==> flow/design.v <==
module my_fifo #(
                   parameter DATA_W           = 128      ,         
                   parameter DEPTH            = 16     ,         
                   parameter UPP_TH           = 4      ,         
                   parameter LOW_TH           = 2                
                )
                (
                   input                   clk         ,         
                   input                   rstn        ,         
                   input                   i_wren      ,         
                   input  [DATA_W - 1 : 0] i_wrdata    ,         
                   output                  o_alm_full  ,         
                   output                  o_full      ,         
                   input                   i_rden      ,         
                   output [DATA_W - 1 : 0] o_rddata    ,         
                   output                  o_alm_empty ,         
                   output                  o_empty               
                );
logic [DATA_W - 1        : 0] data_rg [DEPTH] ;         
logic [$clog2(DEPTH) - 1 : 0] wrptr_rg        ;         
logic [$clog2(DEPTH) - 1 : 0] rdptr_rg        ;         
logic [$clog2(DEPTH)     : 0] dcount_rg       ;         
logic                         wren_s          ;         
logic                         rden_s          ;         
logic                         full_s          ;         
logic                         empty_s         ;         
always @ (posedge clk) begin
   if (!rstn) begin      
      for (int i = 0; i < DEPTH; i++) begin
         data_rg[i] <= '0 ;
      end
      wrptr_rg  <= 0              ;
      rdptr_rg  <= 0              ;      
      dcount_rg <= 0              ;
   end
   else begin   
      if (wren_s) begin                          
         data_rg [wrptr_rg] <= i_wrdata ;         
         if (wrptr_rg == DEPTH - 1) begin
            wrptr_rg <= 0               ;         
         end
         else begin
            wrptr_rg <= wrptr_rg + 1    ;         
         end
      end
      if (rden_s) begin         
         if (rdptr_rg == DEPTH - 1) begin
            rdptr_rg <= 0               ;         
         end
         else begin
            rdptr_rg <= rdptr_rg + 1    ;         
         end
      end
      if (wren_s && !rden_s) begin                
         dcount_rg <= dcount_rg + 1 ;
      end                    
      else if (!wren_s && rden_s) begin           
         dcount_rg <= dcount_rg - 1 ;         
      end
   end
end
assign full_s      = (dcount_rg == DEPTH) ? 1'b1 : 0                ; 
assign empty_s     = (dcount_rg == 0    ) ? 1'b1 : 0                ;
assign wren_s      = i_wren & !full_s                               ;  
assign rden_s      = i_rden & !empty_s                              ;
assign o_full      = full_s                          ;
assign o_empty     = empty_s                                        ;
assign o_alm_full  = ((dcount_rg > UPP_TH) ? 1'b1 : 0)              ;
assign o_alm_empty = (dcount_rg < LOW_TH) ? 1'b1 : 0                ;  
assign o_rddata    = data_rg [rdptr_rg]                             ;   
endmodule
# [Step by step through the tools: my_fifo]
# What the tools print for my_fifo, step after step.
# Line numbers count from 1 in the design file above.
# Operators: Yosys type, input widths -> output width; for muxes data width and select width s.
# A cell with - has no value.
[inputs] design="my_fifo" clock="clk" library="sky130hd" pvt_corner="tt_025C_1v80"

# [Word-level counts]
# Counts by Yosys on the flattened word-level netlist (proc, flatten, opt, wreduce; memories kept). Print and check cells are left out. Cells with the same type and inputs are merged into one.
# Yosys's memory passes give these memory sizes; they may raise the number of words (mostly to a power of two), join words into wider ones and drop unused or constant bits.
[classes] add_sub_neg=4 multipliers=0 div_mod_pow=0 compare=2 eq_ne=3 shift=0 muxes=17 n_logic=2 reduce_logical=8
[op_table] operator="$mux 128" n=2
[op_table] operator="$mux 4" n=6
[op_table] operator="$mux 5" n=2
[op_table] operator="$add 4x1->4 const B" n=2
[op_table] operator="$eq 4x4->1 const B" n=2
[op_table] operator="$mux 1" n=7
[op_table] operator="$add 5x1->5 const B" n=1
[op_table] operator="$sub 5x1->5 const B" n=1
[op_table] operator="$lt 5x2->1 const B" n=1
[op_table] operator="$gt 5x3->1 const B" n=1
[op_table] operator="$eq 5x5->1 const B" n=1
[op_table] operator="$logic_not 5->1" n=1
[op_table] operator="$logic_not 1->1" n=4
[op_table] operator="$and 1x1->1" n=2
[op_table] operator="$logic_and 1x1->1" n=2
[op_table] operator="$reduce_bool 2->1" n=1
[bits] ff_bits=13 latch_bits=0 ramBits=2048 romBits=0 mem_count=1 in_bits=132 word_cells=40
[memory_table] memory="data_rg" size=16 width=128 line=19 rtl="logic [DATA_W - 1        : 0] data_rg [DEPTH] ;"

# [Depth]
# Longest topological path by Yosys (ltp), each cell counted once; first at word level (registers and memories cut), then after technology mapping (sequential cells cut; the memories' decode and read muxes count).
[depth] depth_word=8 abc_area=0 depth_mapped=12

# [Netlist]
# Yosys stat after the flow's synthesis: flattened, memories mapped to cells. It holds for the ABC_AREA given above (unset counts as 0); a run with the other value may have another netlist.
[synth_totals] stdcells=5677 area_um2=91965.7 seqArea_um2=61839.3 flip_flops=2065 buf_cells=532
[by_type] cell_type="sky130_fd_sc_hd__edfxtp_1" n=2048
[by_type] cell_type="sky130_fd_sc_hd__and2_1" n=2051
[by_type] cell_type="sky130_fd_sc_hd__mux4_2" n=512
[by_type] cell_type="sky130_fd_sc_hd__a22oi_1" n=216
[by_type] cell_type="sky130_fd_sc_hd__clkbuf_1" n=323
[by_type] cell_type="sky130_fd_sc_hd__buf_4" n=100
[by_type] cell_type="sky130_fd_sc_hd__nand2_1" n=125
[by_type] cell_type="sky130_fd_sc_hd__buf_2" n=78
[by_type] cell_type="sky130_fd_sc_hd__dfxtp_1" n=17
[by_type] cell_type="sky130_fd_sc_hd__o22ai_1" n=40
[by_type] cell_type="sky130_fd_sc_hd__nor2_1" n=37
[by_type] cell_type="sky130_fd_sc_hd__nand2b_1" n=22
[by_type] cell_type="sky130_fd_sc_hd__buf_6" n=10
[by_type] cell_type="sky130_fd_sc_hd__ha_1" n=9
[by_type] cell_type="sky130_fd_sc_hd__nor3_2" n=8
[by_type] cell_type="sky130_fd_sc_hd__buf_1" n=21
[by_type] cell_type="sky130_fd_sc_hd__nor4_2" n=4
[by_type] cell_type="sky130_fd_sc_hd__a21oi_1" n=8
# Other cell types: 22; their cells: 48.

# [Worst setup path after synthesis]
# Path of least setup slack by OpenSTA after synthesis, without wires, with an ideal clock, recovery checks aside; 20% of the period is set as input and as output delay. Where synthesis merged equal registers, the netlist keeps one of their names.
[synth_timing] path_kind="input -> register" from="in rstn" to="mem data_rg[2][0]" clock_period_ps=4500 setup_ps=510 t_first_pin_ps=900 t_arrival_ps=4954 required_ps=3990 path_slack_ps=-964 delay_ps=4564 driving_pins=5 n_path_buf=2 synth_period_reached_ps=5464
# "delay_ps" is the arrival time less input delay plus setup time.
# "driving_pins" counts driving pins, that of a launching flip-flop among them; a cell with two outputs on the path counts twice.
# "synth_period_reached_ps" = period - worst setup slack (recovery checks aside). The figure is calculated, with input and output delays left at 20% of the set period.
# The rows between start and end are the longest chain of elaborated cells between them; the timing report does not say that the signal goes this way. Where chains are equally long, one stands for them.
# Each line given opens the expression or statement behind the cell; cells for indexed reads and writes are added by Yosys, which also makes memories of some case tables.
# The path ends at the enable pin of a flip-flop; only ways to that pin are counted.
[synth_via] path_cell_list="sky130_fd_sc_hd__clkbuf_1 sky130_fd_sc_hd__nand2_1 sky130_fd_sc_hd__nor4_2 sky130_fd_sc_hd__buf_2 sky130_fd_sc_hd__nand2b_1" elab_chain_cells=1
[synth_rtl] element="start, declared" line=9 rtl="input                   rstn        ,"
[synth_rtl] element="$mux 4" line=28 rtl="if (!rstn) begin"
[synth_rtl] element="end, declared" line=19 rtl="logic [DATA_W - 1        : 0] data_rg [DEPTH] ;"

# [Worst path after layout]
# Path of least setup slack in the final report of run 1 (OpenROAD, finished layout, wires in). Where an end is a register, its clock arrival counts in the times.
# The path's times are printed in steps of 10 ps; the period is the one set.
[layout_timing] path_kind="register -> output" from="reg (name not given)" to="out o_rddata[105]" clock_period_ps=4490 output_delay_ps=900 t_first_pin_ps=880 t_arrival_ps=3660 required_ps=3590 path_slack_ps=-70 driving_pins=6 n_path_buf=2
[layout_via] path_cell_list="sky130_fd_sc_hd__dfxtp_4 sky130_fd_sc_hd__nand2b_1 sky130_fd_sc_hd__buf_4 sky130_fd_sc_hd__o22ai_1 sky130_fd_sc_hd__nor2_1 sky130_fd_sc_hd__clkdlybuf4s50_1"
[layout_rtl] element="end, declared" line=15 rtl="output [DATA_W - 1 : 0] o_rddata    ,"
# No chain of elaborated cells between the ends is given.

# Module my_fifo, platform sky130hd: 3 stored runs of the flow (Yosys, OpenROAD) with differing settings, in no particular order. Input and output delays are each 20% of the period that was set; the output load is 0.01 pF.
# "period_less_ws_ps" means the clock period less the worst setup slack. The figure is calculated, with input and output delays left at 20% of the set period.
# "worst_path_time_ps" means the part of the period allowed to the worst setup path (the constraints hold back 20% at inputs and 20% at outputs) less its slack; where the path has registers, the arrival times of their clocks count too.
# By "power_mw" is meant OpenSTA's value without simulated activity: inputs other than the clock are taken to toggle once in ten clock periods, and the tool carries that through the logic.
# "worst_path_time_ps" is known to 10 ps.
run="run 1" settings CAP_MARGIN=40 CELL_PAD_IN_SITES_DETAIL_PLACEMENT=2 CORE_UTILIZATION=45 PLACE_DENSITY=0.6 period_ns=4.49 CORE_MARGIN=2 SLEW_MARGIN=20
run="run 1" results synth_area_um2=91965.7 dieArea_um2=208000.0 finish.stdcell_area_um2=105325.0 layout_utilization_pct=52.0 setup_ws_ps=-67 setup_tns_ps=-67 worst_hold_slack_ps=551 power_mw=50.075 period_less_ws_ps=4557 worst_path_time_ps=3660 worstPathKind="register -> output"
run="run 2" settings CORE_UTILIZATION=45 PLACE_DENSITY=0.6 period_ns=5.51 CAP_MARGIN=20 CORE_MARGIN=2 SLEW_MARGIN=20
run="run 2" results synth_area_um2=91965.7 dieArea_um2=208000.0 finish.stdcell_area_um2=104399.0 layout_utilization_pct=51.5 setup_ws_ps=447 setup_tns_ps=0 worst_hold_slack_ps=551 power_mw=39.238 period_less_ws_ps=5063 worst_path_time_ps=3960 worstPathKind="register -> output"
run="run 3" settings CAP_MARGIN=25 CELL_PAD_IN_SITES_DETAIL_PLACEMENT=1 CORE_ASPECT_RATIO=1.28 CORE_UTILIZATION=45 HOLD_SLACK_MARGIN=-0.09 MAX_ROUTING_LAYER="met4" PLACE_DENSITY_LB_ADDON=0.04 period_ns=3.72 CORE_MARGIN=2 SLEW_MARGIN=20
run="run 3" results synth_area_um2=91965.7 dieArea_um2=208029.0 finish.stdcell_area_um2=109691.0 layout_utilization_pct=54.0 setup_ws_ps=-37 setup_tns_ps=-85 worst_hold_slack_ps=410 power_mw=60.769 period_less_ws_ps=3757 worst_path_time_ps=3010 worstPathKind="register -> output"
